==> flow/design.v <==
module axi_gpio
#(
    parameter C_ALL_INPUTS        = 0,             
    parameter C_ALL_OUTPUTS       = 0,             
    parameter C_GPIO_WIDTH        = 32,            
    parameter C_DOUT_DEFAULT      = 32'h00000000,  
    parameter C_TRI_DEFAULT       = 32'hFFFFFFFF,  
    parameter C_IS_DUAL           = 0,             
    parameter C_ALL_INPUTS_2      = 0,             
    parameter C_ALL_OUTPUTS_2     = 0,             
    parameter C_GPIO2_WIDTH       = 32,            
    parameter C_DOUT_DEFAULT_2    = 32'h00000000,  
    parameter C_TRI_DEFAULT_2     = 32'hFFFFFFFF,  
    parameter C_INTERRUPT_PRESENT = 0              
)
(
    input  logic        ACLK,                     
    input  logic        ARESETn,                  
    input  logic  [8:0] s_axi_AWADDR,             
    input  logic        s_axi_AWVALID,            
    output logic        s_axi_AWREADY,            
    input  logic [31:0] s_axi_WDATA,              
    input  logic  [3:0] s_axi_WSTRB,              
    input  logic        s_axi_WVALID,             
    output logic        s_axi_WREADY,             
    output logic  [1:0] s_axi_BRESP,              
    output logic        s_axi_BVALID,             
    input  logic        s_axi_BREADY,             
    input  logic  [8:0] s_axi_ARADDR,             
    input  logic        s_axi_ARVALID,            
    output logic        s_axi_ARREADY,            
    output logic [31:0] s_axi_RDATA,              
    output logic  [1:0] s_axi_RRESP,              
    output logic        s_axi_RVALID,             
    input  logic        s_axi_RREADY,             
    output logic ip2intc_irpt,                    
    input  logic  [C_GPIO_WIDTH-1:0] gpio_io_i,   
    output logic  [C_GPIO_WIDTH-1:0] gpio_io_o,   
    output logic  [C_GPIO_WIDTH-1:0] gpio_io_t,   
    input  logic [C_GPIO2_WIDTH-1:0] gpio2_io_i,  
    output logic [C_GPIO2_WIDTH-1:0] gpio2_io_o,  
    output logic [C_GPIO2_WIDTH-1:0] gpio2_io_t   
);
localparam REG_GPIO_IO       = 9'h000;  
localparam REG_GPIO_IO_T     = 9'h004;  
localparam REG_GPIO2_IO      = 9'h008;  
localparam REG_GPIO2_IO_T    = 9'h00C;  
localparam REG_GLOBAL_INT_EN = 9'h11C;  
localparam REG_IP_INT_EN     = 9'h120;  
localparam REG_IP_INT_STATUS = 9'h128;  
localparam GPIO_IO_HIGH_0  = (C_GPIO_WIDTH >  8) ?  7 : C_GPIO_WIDTH-1;
localparam GPIO_IO_HIGH_1  = (C_GPIO_WIDTH > 16) ? 15 : C_GPIO_WIDTH-1;
localparam GPIO_IO_HIGH_2  = (C_GPIO_WIDTH > 24) ? 23 : C_GPIO_WIDTH-1;
localparam GPIO_IO_HIGH_3  = (C_GPIO_WIDTH > 32) ? 31 : C_GPIO_WIDTH-1;
localparam GPIO2_IO_HIGH_0 = (C_GPIO2_WIDTH >  8) ?  7 : C_GPIO2_WIDTH-1;
localparam GPIO2_IO_HIGH_1 = (C_GPIO2_WIDTH > 16) ? 15 : C_GPIO2_WIDTH-1;
localparam GPIO2_IO_HIGH_2 = (C_GPIO2_WIDTH > 24) ? 23 : C_GPIO2_WIDTH-1;
localparam GPIO2_IO_HIGH_3 = (C_GPIO2_WIDTH > 32) ? 31 : C_GPIO2_WIDTH-1;
logic [8:0] awaddr;
logic [8:0] araddr;
logic [C_GPIO_WIDTH-1:0]  gpio_io_i_reg;
logic [C_GPIO2_WIDTH-1:0] gpio2_io_i_reg;
logic [C_GPIO_WIDTH-1:0]  gpio_io_i_reg2;
logic [C_GPIO2_WIDTH-1:0] gpio2_io_i_reg2;
logic global_int_en;
logic [1:0] ip_int_en;
logic [1:0] ip_int_status;
logic clk;
logic rst;  
logic write_strobe;
logic read_strobe;
logic wr_reg_gpio_io;
logic wr_reg_gpio_io_t;
logic wr_reg_gpio2_io;
logic wr_reg_gpio2_io_t;
logic wr_reg_global_int_en;
logic wr_reg_ip_int_en;
logic wr_reg_ip_int_status;
assign clk = ACLK;
always_ff @(posedge clk) begin
    rst <= ~ARESETn;
end
assign write_strobe = s_axi_AWVALID && s_axi_WVALID && !s_axi_BVALID;
assign awaddr = {s_axi_AWADDR[8:2], 2'b00};
assign wr_reg_gpio_io       = (awaddr == REG_GPIO_IO      );
assign wr_reg_gpio_io_t     = (awaddr == REG_GPIO_IO_T    );
assign wr_reg_gpio2_io      = (awaddr == REG_GPIO2_IO     );
assign wr_reg_gpio2_io_t    = (awaddr == REG_GPIO2_IO_T   );
assign wr_reg_global_int_en = (awaddr == REG_GLOBAL_INT_EN);
assign wr_reg_ip_int_en     = (awaddr == REG_IP_INT_EN    );
assign wr_reg_ip_int_status = (awaddr == REG_IP_INT_STATUS);
assign s_axi_BRESP = 2'b00;  
generate
if (!C_ALL_INPUTS) begin
    if (C_GPIO_WIDTH > 0) begin
        always_ff @(posedge clk) begin
            if (rst)
                gpio_io_o[GPIO_IO_HIGH_0:0] <= C_DOUT_DEFAULT[GPIO_IO_HIGH_0:0];
            else if (write_strobe && wr_reg_gpio_io && s_axi_WSTRB[0])
                gpio_io_o[GPIO_IO_HIGH_0:0] <= s_axi_WDATA[GPIO_IO_HIGH_0:0];
        end
    end
    if (C_GPIO_WIDTH > 8) begin
        always_ff @(posedge clk) begin
            if (rst)
                gpio_io_o[GPIO_IO_HIGH_1:8] <= C_DOUT_DEFAULT[GPIO_IO_HIGH_1:8];
            else if (write_strobe && wr_reg_gpio_io && s_axi_WSTRB[1])
                gpio_io_o[GPIO_IO_HIGH_1:8] <= s_axi_WDATA[GPIO_IO_HIGH_1:8];
        end
    end
    if (C_GPIO_WIDTH > 16) begin
        always_ff @(posedge clk) begin
            if (rst)
                gpio_io_o[GPIO_IO_HIGH_2:16] <= C_DOUT_DEFAULT[GPIO_IO_HIGH_2:16];
            else if (write_strobe && wr_reg_gpio_io && s_axi_WSTRB[2])
                gpio_io_o[GPIO_IO_HIGH_2:16] <= s_axi_WDATA[GPIO_IO_HIGH_2:16];
        end
    end
    if (C_GPIO_WIDTH > 24) begin
        always_ff @(posedge clk) begin
            if (rst)
                gpio_io_o[GPIO_IO_HIGH_3:24] <= C_DOUT_DEFAULT[GPIO_IO_HIGH_3:24];
            else if (write_strobe && wr_reg_gpio_io && s_axi_WSTRB[3])
                gpio_io_o[GPIO_IO_HIGH_3:24] <= s_axi_WDATA[GPIO_IO_HIGH_3:24];
        end
    end
end
else begin
    assign gpio_io_o = C_DOUT_DEFAULT;
end
if (!C_ALL_INPUTS && !C_ALL_OUTPUTS) begin
    if (C_GPIO_WIDTH > 0) begin
        always_ff @(posedge clk) begin
            if (rst)
                gpio_io_t[GPIO_IO_HIGH_0:0] <= C_DOUT_DEFAULT[GPIO_IO_HIGH_0:0];
            else if (write_strobe && wr_reg_gpio_io_t && s_axi_WSTRB[0])
                gpio_io_t[GPIO_IO_HIGH_0:0] <= s_axi_WDATA[GPIO_IO_HIGH_0:0];
        end
    end
    if (C_GPIO_WIDTH > 8) begin
        always_ff @(posedge clk) begin
            if (rst)
                gpio_io_t[GPIO_IO_HIGH_1:8] <= C_DOUT_DEFAULT[GPIO_IO_HIGH_1:8];
            else if (write_strobe && wr_reg_gpio_io_t && s_axi_WSTRB[1])
                gpio_io_t[GPIO_IO_HIGH_1:8] <= s_axi_WDATA[GPIO_IO_HIGH_1:8];
        end
    end
    if (C_GPIO_WIDTH > 16) begin
        always_ff @(posedge clk) begin
            if (rst)
                gpio_io_t[GPIO_IO_HIGH_2:16] <= C_DOUT_DEFAULT[GPIO_IO_HIGH_2:16];
            else if (write_strobe && wr_reg_gpio_io_t && s_axi_WSTRB[2])
                gpio_io_t[GPIO_IO_HIGH_2:16] <= s_axi_WDATA[GPIO_IO_HIGH_2:16];
        end
    end
    if (C_GPIO_WIDTH > 24) begin
        always_ff @(posedge clk) begin
            if (rst)
                gpio_io_t[GPIO_IO_HIGH_3:24] <= C_DOUT_DEFAULT[GPIO_IO_HIGH_3:24];
            else if (write_strobe && wr_reg_gpio_io_t && s_axi_WSTRB[3])
                gpio_io_t[GPIO_IO_HIGH_3:24] <= s_axi_WDATA[GPIO_IO_HIGH_3:24];
        end
    end
end
else begin
    assign gpio_io_t = C_TRI_DEFAULT;
end
if (C_IS_DUAL && !C_ALL_INPUTS_2) begin
    if (C_GPIO2_WIDTH > 0) begin
        always_ff @(posedge clk) begin
            if (rst)
                gpio2_io_o[GPIO2_IO_HIGH_0:0] <= C_DOUT_DEFAULT[GPIO2_IO_HIGH_0:0];
            else if (write_strobe && wr_reg_gpio2_io && s_axi_WSTRB[0])
                gpio2_io_o[GPIO2_IO_HIGH_0:0] <= s_axi_WDATA[GPIO2_IO_HIGH_0:0];
        end
    end
    if (C_GPIO2_WIDTH > 8) begin
        always_ff @(posedge clk) begin
            if (rst)
                gpio2_io_o[GPIO2_IO_HIGH_1:8] <= C_DOUT_DEFAULT[GPIO2_IO_HIGH_1:8];
            else if (write_strobe && wr_reg_gpio2_io && s_axi_WSTRB[1])
                gpio2_io_o[GPIO2_IO_HIGH_1:8] <= s_axi_WDATA[GPIO2_IO_HIGH_1:8];
        end
    end
    if (C_GPIO2_WIDTH > 16) begin
        always_ff @(posedge clk) begin
            if (rst)
                gpio2_io_o[GPIO2_IO_HIGH_2:16] <= C_DOUT_DEFAULT[GPIO2_IO_HIGH_2:16];
            else if (write_strobe && wr_reg_gpio2_io && s_axi_WSTRB[2])
                gpio2_io_o[GPIO2_IO_HIGH_2:16] <= s_axi_WDATA[GPIO2_IO_HIGH_2:16];
        end
    end
    if (C_GPIO2_WIDTH > 24) begin
        always_ff @(posedge clk) begin
            if (rst)
                gpio2_io_o[GPIO2_IO_HIGH_3:24] <= C_DOUT_DEFAULT[GPIO2_IO_HIGH_3:24];
            else if (write_strobe && wr_reg_gpio2_io && s_axi_WSTRB[3])
                gpio2_io_o[GPIO2_IO_HIGH_3:24] <= s_axi_WDATA[GPIO2_IO_HIGH_3:24];
        end
    end
end
else begin
    assign gpio2_io_o = C_DOUT_DEFAULT_2;
end
if (C_IS_DUAL && !C_ALL_INPUTS_2 && !C_ALL_OUTPUTS_2) begin
    if (C_GPIO2_WIDTH > 0) begin
        always_ff @(posedge clk) begin
            if (rst)
                gpio2_io_t[GPIO2_IO_HIGH_0:0] <= C_DOUT_DEFAULT[GPIO2_IO_HIGH_0:0];
            else if (write_strobe && wr_reg_gpio2_io_t && s_axi_WSTRB[0])
                gpio2_io_t[GPIO2_IO_HIGH_0:0] <= s_axi_WDATA[GPIO2_IO_HIGH_0:0];
        end
    end
    if (C_GPIO2_WIDTH > 8) begin
        always_ff @(posedge clk) begin
            if (rst)
                gpio2_io_t[GPIO2_IO_HIGH_1:8] <= C_DOUT_DEFAULT[GPIO2_IO_HIGH_1:8];
            else if (write_strobe && wr_reg_gpio2_io_t && s_axi_WSTRB[1])
                gpio2_io_t[GPIO2_IO_HIGH_1:8] <= s_axi_WDATA[GPIO2_IO_HIGH_1:8];
        end
    end
    if (C_GPIO2_WIDTH > 16) begin
        always_ff @(posedge clk) begin
            if (rst)
                gpio2_io_t[GPIO2_IO_HIGH_2:16] <= C_DOUT_DEFAULT[GPIO2_IO_HIGH_2:16];
            else if (write_strobe && wr_reg_gpio2_io_t && s_axi_WSTRB[2])
                gpio2_io_t[GPIO2_IO_HIGH_2:16] <= s_axi_WDATA[GPIO2_IO_HIGH_2:16];
        end
    end
    if (C_GPIO2_WIDTH > 24) begin
        always_ff @(posedge clk) begin
            if (rst)
                gpio2_io_t[GPIO2_IO_HIGH_3:24] <= C_DOUT_DEFAULT[GPIO2_IO_HIGH_3:24];
            else if (write_strobe && wr_reg_gpio2_io_t && s_axi_WSTRB[3])
                gpio2_io_t[GPIO2_IO_HIGH_3:24] <= s_axi_WDATA[GPIO2_IO_HIGH_3:24];
        end
    end
end
else begin
    assign gpio2_io_t = C_TRI_DEFAULT;
end
if (C_INTERRUPT_PRESENT) begin
    always_ff @(posedge clk) begin
        if (rst) begin
            global_int_en <= 1'b0;
            ip_int_en <= 2'b00;
        end
        else if (write_strobe) begin
            if (wr_reg_global_int_en && s_axi_WSTRB[3]) global_int_en <= s_axi_WDATA[31];
            if (wr_reg_ip_int_en && s_axi_WSTRB[0]) ip_int_en <= s_axi_WDATA[1:0];
        end
    end
end
else begin
    assign global_int_en = 1'b0;
    assign ip_int_en = 2'b00;
end
endgenerate
always_ff @(posedge clk) begin
    if (rst) begin
        s_axi_AWREADY <= 1'b0;
        s_axi_WREADY  <= 1'b0;
        s_axi_BVALID  <= 1'b0;
    end
    else begin
        s_axi_AWREADY <= write_strobe;
        s_axi_WREADY  <= write_strobe;
        if (write_strobe) begin
            s_axi_BVALID  <= 1'b1;
        end
        else if (s_axi_BVALID) begin
            s_axi_BVALID  <= ~s_axi_BREADY;
        end
    end
end
generate
if (!C_ALL_OUTPUTS) begin
    always_ff @(posedge clk) begin
        gpio_io_i_reg  <= gpio_io_i;
    end
end
else begin
    assign gpio_io_i_reg = '0;
end
if (C_IS_DUAL && !C_ALL_OUTPUTS_2) begin
    always_ff @(posedge clk) begin
        gpio2_io_i_reg <= gpio2_io_i;
    end
end
else begin
    assign gpio2_io_i_reg = '0;
end
endgenerate
generate
if (C_INTERRUPT_PRESENT) begin
    always_ff @(posedge clk) begin
        if (rst) begin
            gpio_io_i_reg2  <= '0;
            gpio2_io_i_reg2 <= '0;
            ip_int_status   <= '0;
            ip2intc_irpt    <= 1'b0;
        end
        else begin
            gpio_io_i_reg2  <= gpio_io_i_reg;
            if (gpio_io_i_reg != gpio_io_i_reg2) begin
                ip_int_status[0] <= 1'b1;
            end
            else if (write_strobe && wr_reg_ip_int_status && s_axi_WSTRB[0]) begin
                ip_int_status[0] <= s_axi_WDATA[0] ^ ip_int_status[0];
            end
            gpio2_io_i_reg2 <= gpio2_io_i_reg;
            if (gpio2_io_i_reg != gpio2_io_i_reg2) begin
                ip_int_status[1] <= 1'b1;
            end
            else if (write_strobe && wr_reg_ip_int_status && s_axi_WSTRB[0]) begin
                ip_int_status[1] <= s_axi_WDATA[1] ^ ip_int_status[1];
            end
            ip2intc_irpt <= |ip_int_status[1:0];
        end
    end
end
else begin
    assign ip2intc_irpt = 1'b0;
    assign ip_int_status = 2'b00;
    assign gpio_io_i_reg2 = '0;
    assign gpio2_io_i_reg2 = '0;
end
endgenerate
assign read_strobe = s_axi_ARVALID && !s_axi_RVALID;
assign s_axi_RRESP = 2'b00;  
assign araddr = {s_axi_ARADDR[8:2],2'b00};
always_ff @(posedge clk) begin
    if (rst) begin
        s_axi_ARREADY <= '0;
        s_axi_RDATA   <= '0;
        s_axi_RVALID  <= '0;
    end
    else begin
        s_axi_ARREADY <= read_strobe;
        if (read_strobe) begin
            s_axi_RDATA <= 32'd0;  
            unique case (araddr)
                REG_GPIO_IO       : s_axi_RDATA <= gpio_io_i_reg;           
                REG_GPIO_IO_T     : s_axi_RDATA <= gpio_io_t;               
                REG_GPIO2_IO      : s_axi_RDATA <= gpio2_io_i_reg;          
                REG_GPIO2_IO_T    : s_axi_RDATA <= gpio2_io_t;              
                REG_GLOBAL_INT_EN : s_axi_RDATA <= {global_int_en, 30'd0};  
                REG_IP_INT_EN     : s_axi_RDATA <= {30'd0, ip_int_en};      
                REG_IP_INT_STATUS : s_axi_RDATA <= {30'd0, ip_int_status};  
                default : s_axi_RDATA <= 32'd0;          
            endcase
        end
        if (read_strobe) begin
            s_axi_RVALID <= 1'b1;
        end
        else if (s_axi_RVALID) begin
            s_axi_RVALID <= ~s_axi_RREADY;
        end
    end
end
endmodule
module axi_gpio_expanded
#(
    parameter C_ALL_INPUTS        = 0,             
    parameter C_ALL_OUTPUTS       = 0,             
    parameter C_GPIO_WIDTH        = 32,            
    parameter C_DOUT_DEFAULT      = 32'h00000000,  
    parameter C_TRI_DEFAULT       = 32'hFFFFFFFF,  
    parameter C_IS_DUAL           = 1,             
    parameter C_ALL_INPUTS_2      = 0,             
    parameter C_ALL_OUTPUTS_2     = 0,             
    parameter C_GPIO2_WIDTH       = 32,            
    parameter C_DOUT_DEFAULT_2    = 32'h00000000,  
    parameter C_TRI_DEFAULT_2     = 32'hFFFFFFFF,  
    parameter C_INTERRUPT_PRESENT = 1              
)
(
    input logic ACLK,     
    input logic ARESETn,  
    input  logic              [8:2] AWADDR,    
    input  logic              [2:0] AWPROT,    
    input  logic                    AWVALID,   
    output logic                    AWREADY,   
    input  logic             [31:0] WDATA,   
    input  logic              [3:0] WSTRB,   
    input  logic                    WVALID,  
    output logic                    WREADY,  
    output logic              [1:0] BRESP,   
    output logic                    BVALID,  
    input  logic                    BREADY,  
    input  logic              [8:2] ARADDR,    
    input  logic              [2:0] ARPROT,    
    input  logic                    ARVALID,   
    output logic                    ARREADY,   
    output logic             [31:0] RDATA,   
    output logic              [1:0] RRESP,   
    output logic                    RVALID,  
    input  logic                    RREADY,  
    output logic ip2intc_irpt,                    
    input  logic  [C_GPIO_WIDTH-1:0] gpio_io_i,   
    output logic  [C_GPIO_WIDTH-1:0] gpio_io_o,   
    output logic  [C_GPIO_WIDTH-1:0] gpio_io_t,   
    input  logic [C_GPIO2_WIDTH-1:0] gpio2_io_i,  
    output logic [C_GPIO2_WIDTH-1:0] gpio2_io_o,  
    output logic [C_GPIO2_WIDTH-1:0] gpio2_io_t   
);
   axi_gpio #(.C_ALL_INPUTS(C_ALL_INPUTS),
              .C_ALL_OUTPUTS(C_ALL_OUTPUTS),
              .C_GPIO_WIDTH(C_GPIO_WIDTH),
              .C_DOUT_DEFAULT(C_DOUT_DEFAULT),
              .C_TRI_DEFAULT(C_TRI_DEFAULT),
              .C_IS_DUAL(C_IS_DUAL),
              .C_ALL_INPUTS_2(C_ALL_INPUTS_2),
              .C_ALL_OUTPUTS_2(C_ALL_OUTPUTS_2),
              .C_GPIO2_WIDTH(C_GPIO2_WIDTH),
              .C_DOUT_DEFAULT_2(C_DOUT_DEFAULT_2),
              .C_TRI_DEFAULT_2(C_TRI_DEFAULT_2),
              .C_INTERRUPT_PRESENT(C_INTERRUPT_PRESENT))
     gpio(.ACLK(ACLK), .ARESETn(ARESETn),
          .s_axi_AWADDR({AWADDR, 2'b00}), .s_axi_AWVALID(AWVALID), .s_axi_AWREADY(AWREADY),
          .s_axi_WDATA(WDATA), .s_axi_WSTRB(WSTRB), .s_axi_WVALID(WVALID), .s_axi_WREADY(WREADY),
          .s_axi_BRESP(BRESP), .s_axi_BVALID(BVALID), .s_axi_BREADY(BREADY),
          .s_axi_ARADDR({ARADDR, 2'b00}), .s_axi_ARVALID(ARVALID), .s_axi_ARREADY(ARREADY),
          .s_axi_RDATA(RDATA), .s_axi_RRESP(RRESP), .s_axi_RVALID(RVALID), .s_axi_RREADY(RREADY),
          .ip2intc_irpt(ip2intc_irpt),
          .gpio_io_i(gpio_io_i), .gpio_io_o(gpio_io_o), .gpio_io_t(gpio_io_t),
          .gpio2_io_i(gpio2_io_i), .gpio2_io_o(gpio2_io_o), .gpio2_io_t(gpio2_io_t));
endmodule
# Reports on axi_gpio_expanded
# What the tools print for axi_gpio_expanded, step after step.
# Lines are those of the file above, counted from 1.
# Operators carry their Yosys type and port widths (W data, S select, Z words).
# Library cell names are shortened.
# The mark - stands for no value.
# setup
top_module	axi_gpio_expanded
clock_port	ACLK
cell_library	sky130hd
lib_corner	tt_025C_1v80

# Word level
# Source: Yosys, flattened and elaborated, memories not mapped. Widths are those after wreduce. Registers that Yosys merges into a memory's read port (data or address) are not register bits. Print and check cells do not count. Equal cells are merged and count once.
# word_totals
word_cells	95
n_memories	0
out_inout_bits	170
latch_bits	0
romBits	0
regBits	299
clocked_rd_ports_x_width	0
input_bits	127
mem_bits_rw	0
# op_classes
div	0
compare	0
n_eq	14
logic	5
multipliers	0
n_mux	9
add_sub_neg	0
n_shift	0
n_reduce_logical	36
# op_table
operator	n
$pmux W32 S7	1
$ne A32 B32 Y1	2
$eq A7 B7 Y1 const B	6
$eq A7 B2 Y1 const B	4
$logic_and A1 B1 Y1	27
$logic_not A9 Y1	2
$eq A7 B1 Y1 const B	2
$mux W1	8
$reduce_and A2 Y1	2
$reduce_bool A2 Y1	2
$not A1 Y1	3
$xor A1 B1 Y1	2
$logic_not A1 Y1	2
$reduce_or A2 Y1	1

# Depth
# Depth = most cells in a row (Yosys ltp): at word level without a register or memory, in the mapped netlist without a sequential cell, where the memories' decode and read muxes count.
# logic_depth
word_depth	6
ABC_AREA	1
mapped_depth	10
mapped_depth_nobuf	10

# Netlist
# Source: synth_stat.txt of the flow (Yosys; design flattened, memories mapped). It holds for the ABC_AREA given above (unset counts as 0); a run with the other value may have another netlist.
# synth_totals
seqArea_um2	5985.7
n_buf	72
ff_cells	299
area_um2	11362.1
mapped_cells	1399
# by_type
cell_type	n	type_area_um2
dfxtp_1	299	5.99E+03
o21ai_0	179	895.859
inv_1	226	848.314
a21oi_1	161	805.773
nand2_1	142	533.011
nand3_1	92	460.442
xnor2_1	52	455.437
nor2_1	107	401.635
nand3_4	10	175.168
clkbuf_1	35	131.376
o21ai_1	25	125.12
buf_6	10	112.608
buf_2	18	90.086
buf_4	8	60.058
a21oi_2	5	43.792
o21ai_2	5	43.792
nor2_4	3	33.782
nand4_1	4	25.024
# Other cell types: 11; their cells: 18.

# Worst setup path after synthesis
# OpenSTA on the mapped netlist: ideal clock, no wires. The path of least setup slack (recovery checks aside). Input and output delay are each 20% of the period. Register names are those of the netlist, which keeps one name where synthesis merged equal registers.
# synth_path
kind	input-to-reg
start	in AWADDR[7]
end	reg gpio.gpio_io_o[13]
tclk_ns	5.0
t_required_ns	4.885
input_delay_ns	1.000
setup_time_ns	0.115
path_delay_ns	1.109
arrival_ns	1.994
path_stages	7
n_path_buf	1
t_first_pin_ns	1.000
path_slack_ns	2.891
synth_period_reached_ns	2.109
# "path_delay_ns" is the arrival time less input delay plus setup time.
# "path_stages" counts driving pins, that of a launching flip-flop among them; a cell with two outputs on the path counts twice.
# "synth_period_reached_ns" = period - worst setup slack (recovery checks aside). The figure is calculated, with input and output delays left at 20% of the set period.
# The rows between start and end are the longest chain of elaborated cells between them; the timing report does not say that the signal goes this way. Where chains are equally long, one stands for them.
# A line is the first line of the expression or statement that the cell stems from. Yosys adds cells for indexed reads and writes and turns some case tables into memories.
# synth_via
cell_sequence	nor2_2 nand2_2 nor2_2 nand3_4 buf_6 o21ai_2 a21oi_2
elab_chain_cells	3
cells_between	3
classes_between	3 x reduce/logical
# synth_lines
item	line	text
from (decl)	380	input  logic              [8:2] AWADDR,
$logic_not A9 Y1	85	assign wr_reg_gpio_io       = (awaddr == REG_GPIO_IO      );
$logic_and A1 B1 Y1 (2 in a row)	107	else if (write_strobe && wr_reg_gpio_io && s_axi_WSTRB[1])
to (assign)	106	gpio_io_o[GPIO_IO_HIGH_1:8] <= C_DOUT_DEFAULT[GPIO_IO_HIGH_1:8];
to (assign)	108	gpio_io_o[GPIO_IO_HIGH_1:8] <= s_axi_WDATA[GPIO_IO_HIGH_1:8];
to (decl)	38	output logic  [C_GPIO_WIDTH-1:0] gpio_io_o,

# Worst path after layout
# Path of least setup slack in the final report of flow run A (OpenROAD, finished layout, wires in). Where an end is a register, its clock arrival counts in the times.
# layout_path
kind	input-to-reg
start	in ARADDR[4]
end	reg gpio.s_axi_RDATA[14]
n_path_buf	2
input_delay_ns	0.65
t_first_pin_ns	0.65
path_slack_ns	0.81
path_stages	9
setup_time_ns	0.13
t_required_ns	3.64
arrival_ns	2.84
tclk_ns	3.24
# The rows between start and end are the longest chain of elaborated cells between them; the timing report does not say that the signal goes this way. Where chains are equally long, one stands for them.
# At most two assigning lines are given for a register; there are more.
# layout_via
cell_sequence	clkdlybuf4s50_1 inv_1 nand2_2 nor2_4 nand2_2 clkbuf_1 o21ai_0 o21ai_0 a21oi_1
elab_chain_cells	2
cells_between	8
cone_lines	1
classes_between	6 x eq/ne; 1 x mux; 1 x reduce/logical
# layout_lines
item	line	text
from (decl)	391	input  logic              [8:2] ARADDR,
$eq A7 B7 Y1	342	unique case (araddr)
$pmux W32 S7	342
to (assign)	343	REG_GPIO_IO       : s_axi_RDATA <= gpio_io_i_reg;
to (assign)	344	REG_GPIO_IO_T     : s_axi_RDATA <= gpio_io_t;
to (decl)	32	output logic [31:0] s_axi_RDATA,

# Design axi_gpio_expanded on sky130hd. What follows are 6 stored runs of the flow, each under its own settings; their order means nothing. The constraints put input and output delay at 20% of the set period each and load the outputs with 0.01 pF.
# "clock_period_reached_ns" is the run's clock period less its worst setup slack. It is reckoned from that one timing run; input and output delays stay at 20% of the period that was set.
# By "worst_path_allowed_less_slack_ns" is meant the share of the clock period that the worst setup path is allowed (20% is reserved at inputs, 20% at outputs), minus its slack. Clock arrival times at its registers enter into it.
# "power.total_uw": no workload was simulated; the value follows from the tool's default switching activity.
# A setting shown as n/a is not set for that run.
stored run	ABC_AREA	CAP_MARGIN	CELL_PAD_IN_SITES_DETAIL_PLACEMENT	CELL_PAD_IN_SITES_GLOBAL_PLACEMENT	CORE_ASPECT_RATIO	CORE_UTILIZATION	GPL_ROUTABILITY_DRIVEN	GPL_TIMING_DRIVEN	MAX_ROUTING_LAYER	PLACE_DENSITY_LB_ADDON	SETUP_SLACK_MARGIN	TNS_END_PERCENT	period_ns	CORE_MARGIN	SLEW_MARGIN	MIN_ROUTING_LAYER	CTS_CLUSTER_DIAMETER	HOLD_SLACK_MARGIN	final_hold_ws_ns	total_die_area_um2	worst_path_allowed_less_slack_ns	critical_path_type	clock_period_reached_ns	final_setup_ws_ns	final_setup_tns_ns	power.total_uw	post_synth_area_um2	util_frac
flow run A	1	5	0	0	0.96	25	1	0	met4	0.02	0.54	15	3.24	2	20	n/a	n/a	n/a	0.444	47170.0	1.79	input-to-reg	2.434	0.806	0.000	8428	11362.1	0.36
flow run B	n/a	20	n/a	3	n/a	23	n/a	n/a	n/a	0.14	-0.11	n/a	1.85	2	5	met2	n/a	n/a	0.240	47853.8	1.56	reg-to-output	1.931	-0.081	-1.520	14963	10607.7	0.353
flow run C	0	20	0	0	0.51	46	0	0	met5	0.09	n/a	n/a	2.25	2	20	n/a	n/a	n/a	0.349	24360.1	1.70	input-to-reg	2.146	0.104	0.000	11088	10607.7	0.658
flow run D	1	5	0	0	1.25	25	0	0	met4	0.02	0.54	15	3.24	2	0	n/a	n/a	n/a	0.447	47180.7	1.76	input-to-reg	2.411	0.829	0.000	8524	11362.1	0.36
flow run E	1	10	0	0	1.25	25	0	0	met4	0.18	0.54	15	3.24	2	10	n/a	288	0.12	0.445	47180.7	1.70	input-to-reg	2.347	0.893	0.000	8362	11362.1	0.358
flow run F	n/a	20	n/a	n/a	n/a	40	n/a	n/a	n/a	n/a	n/a	n/a	5.28	2	20	n/a	n/a	n/a	0.451	27837.3	1.99	input-to-reg	3.049	2.231	0.000	4881	10607.7	0.565
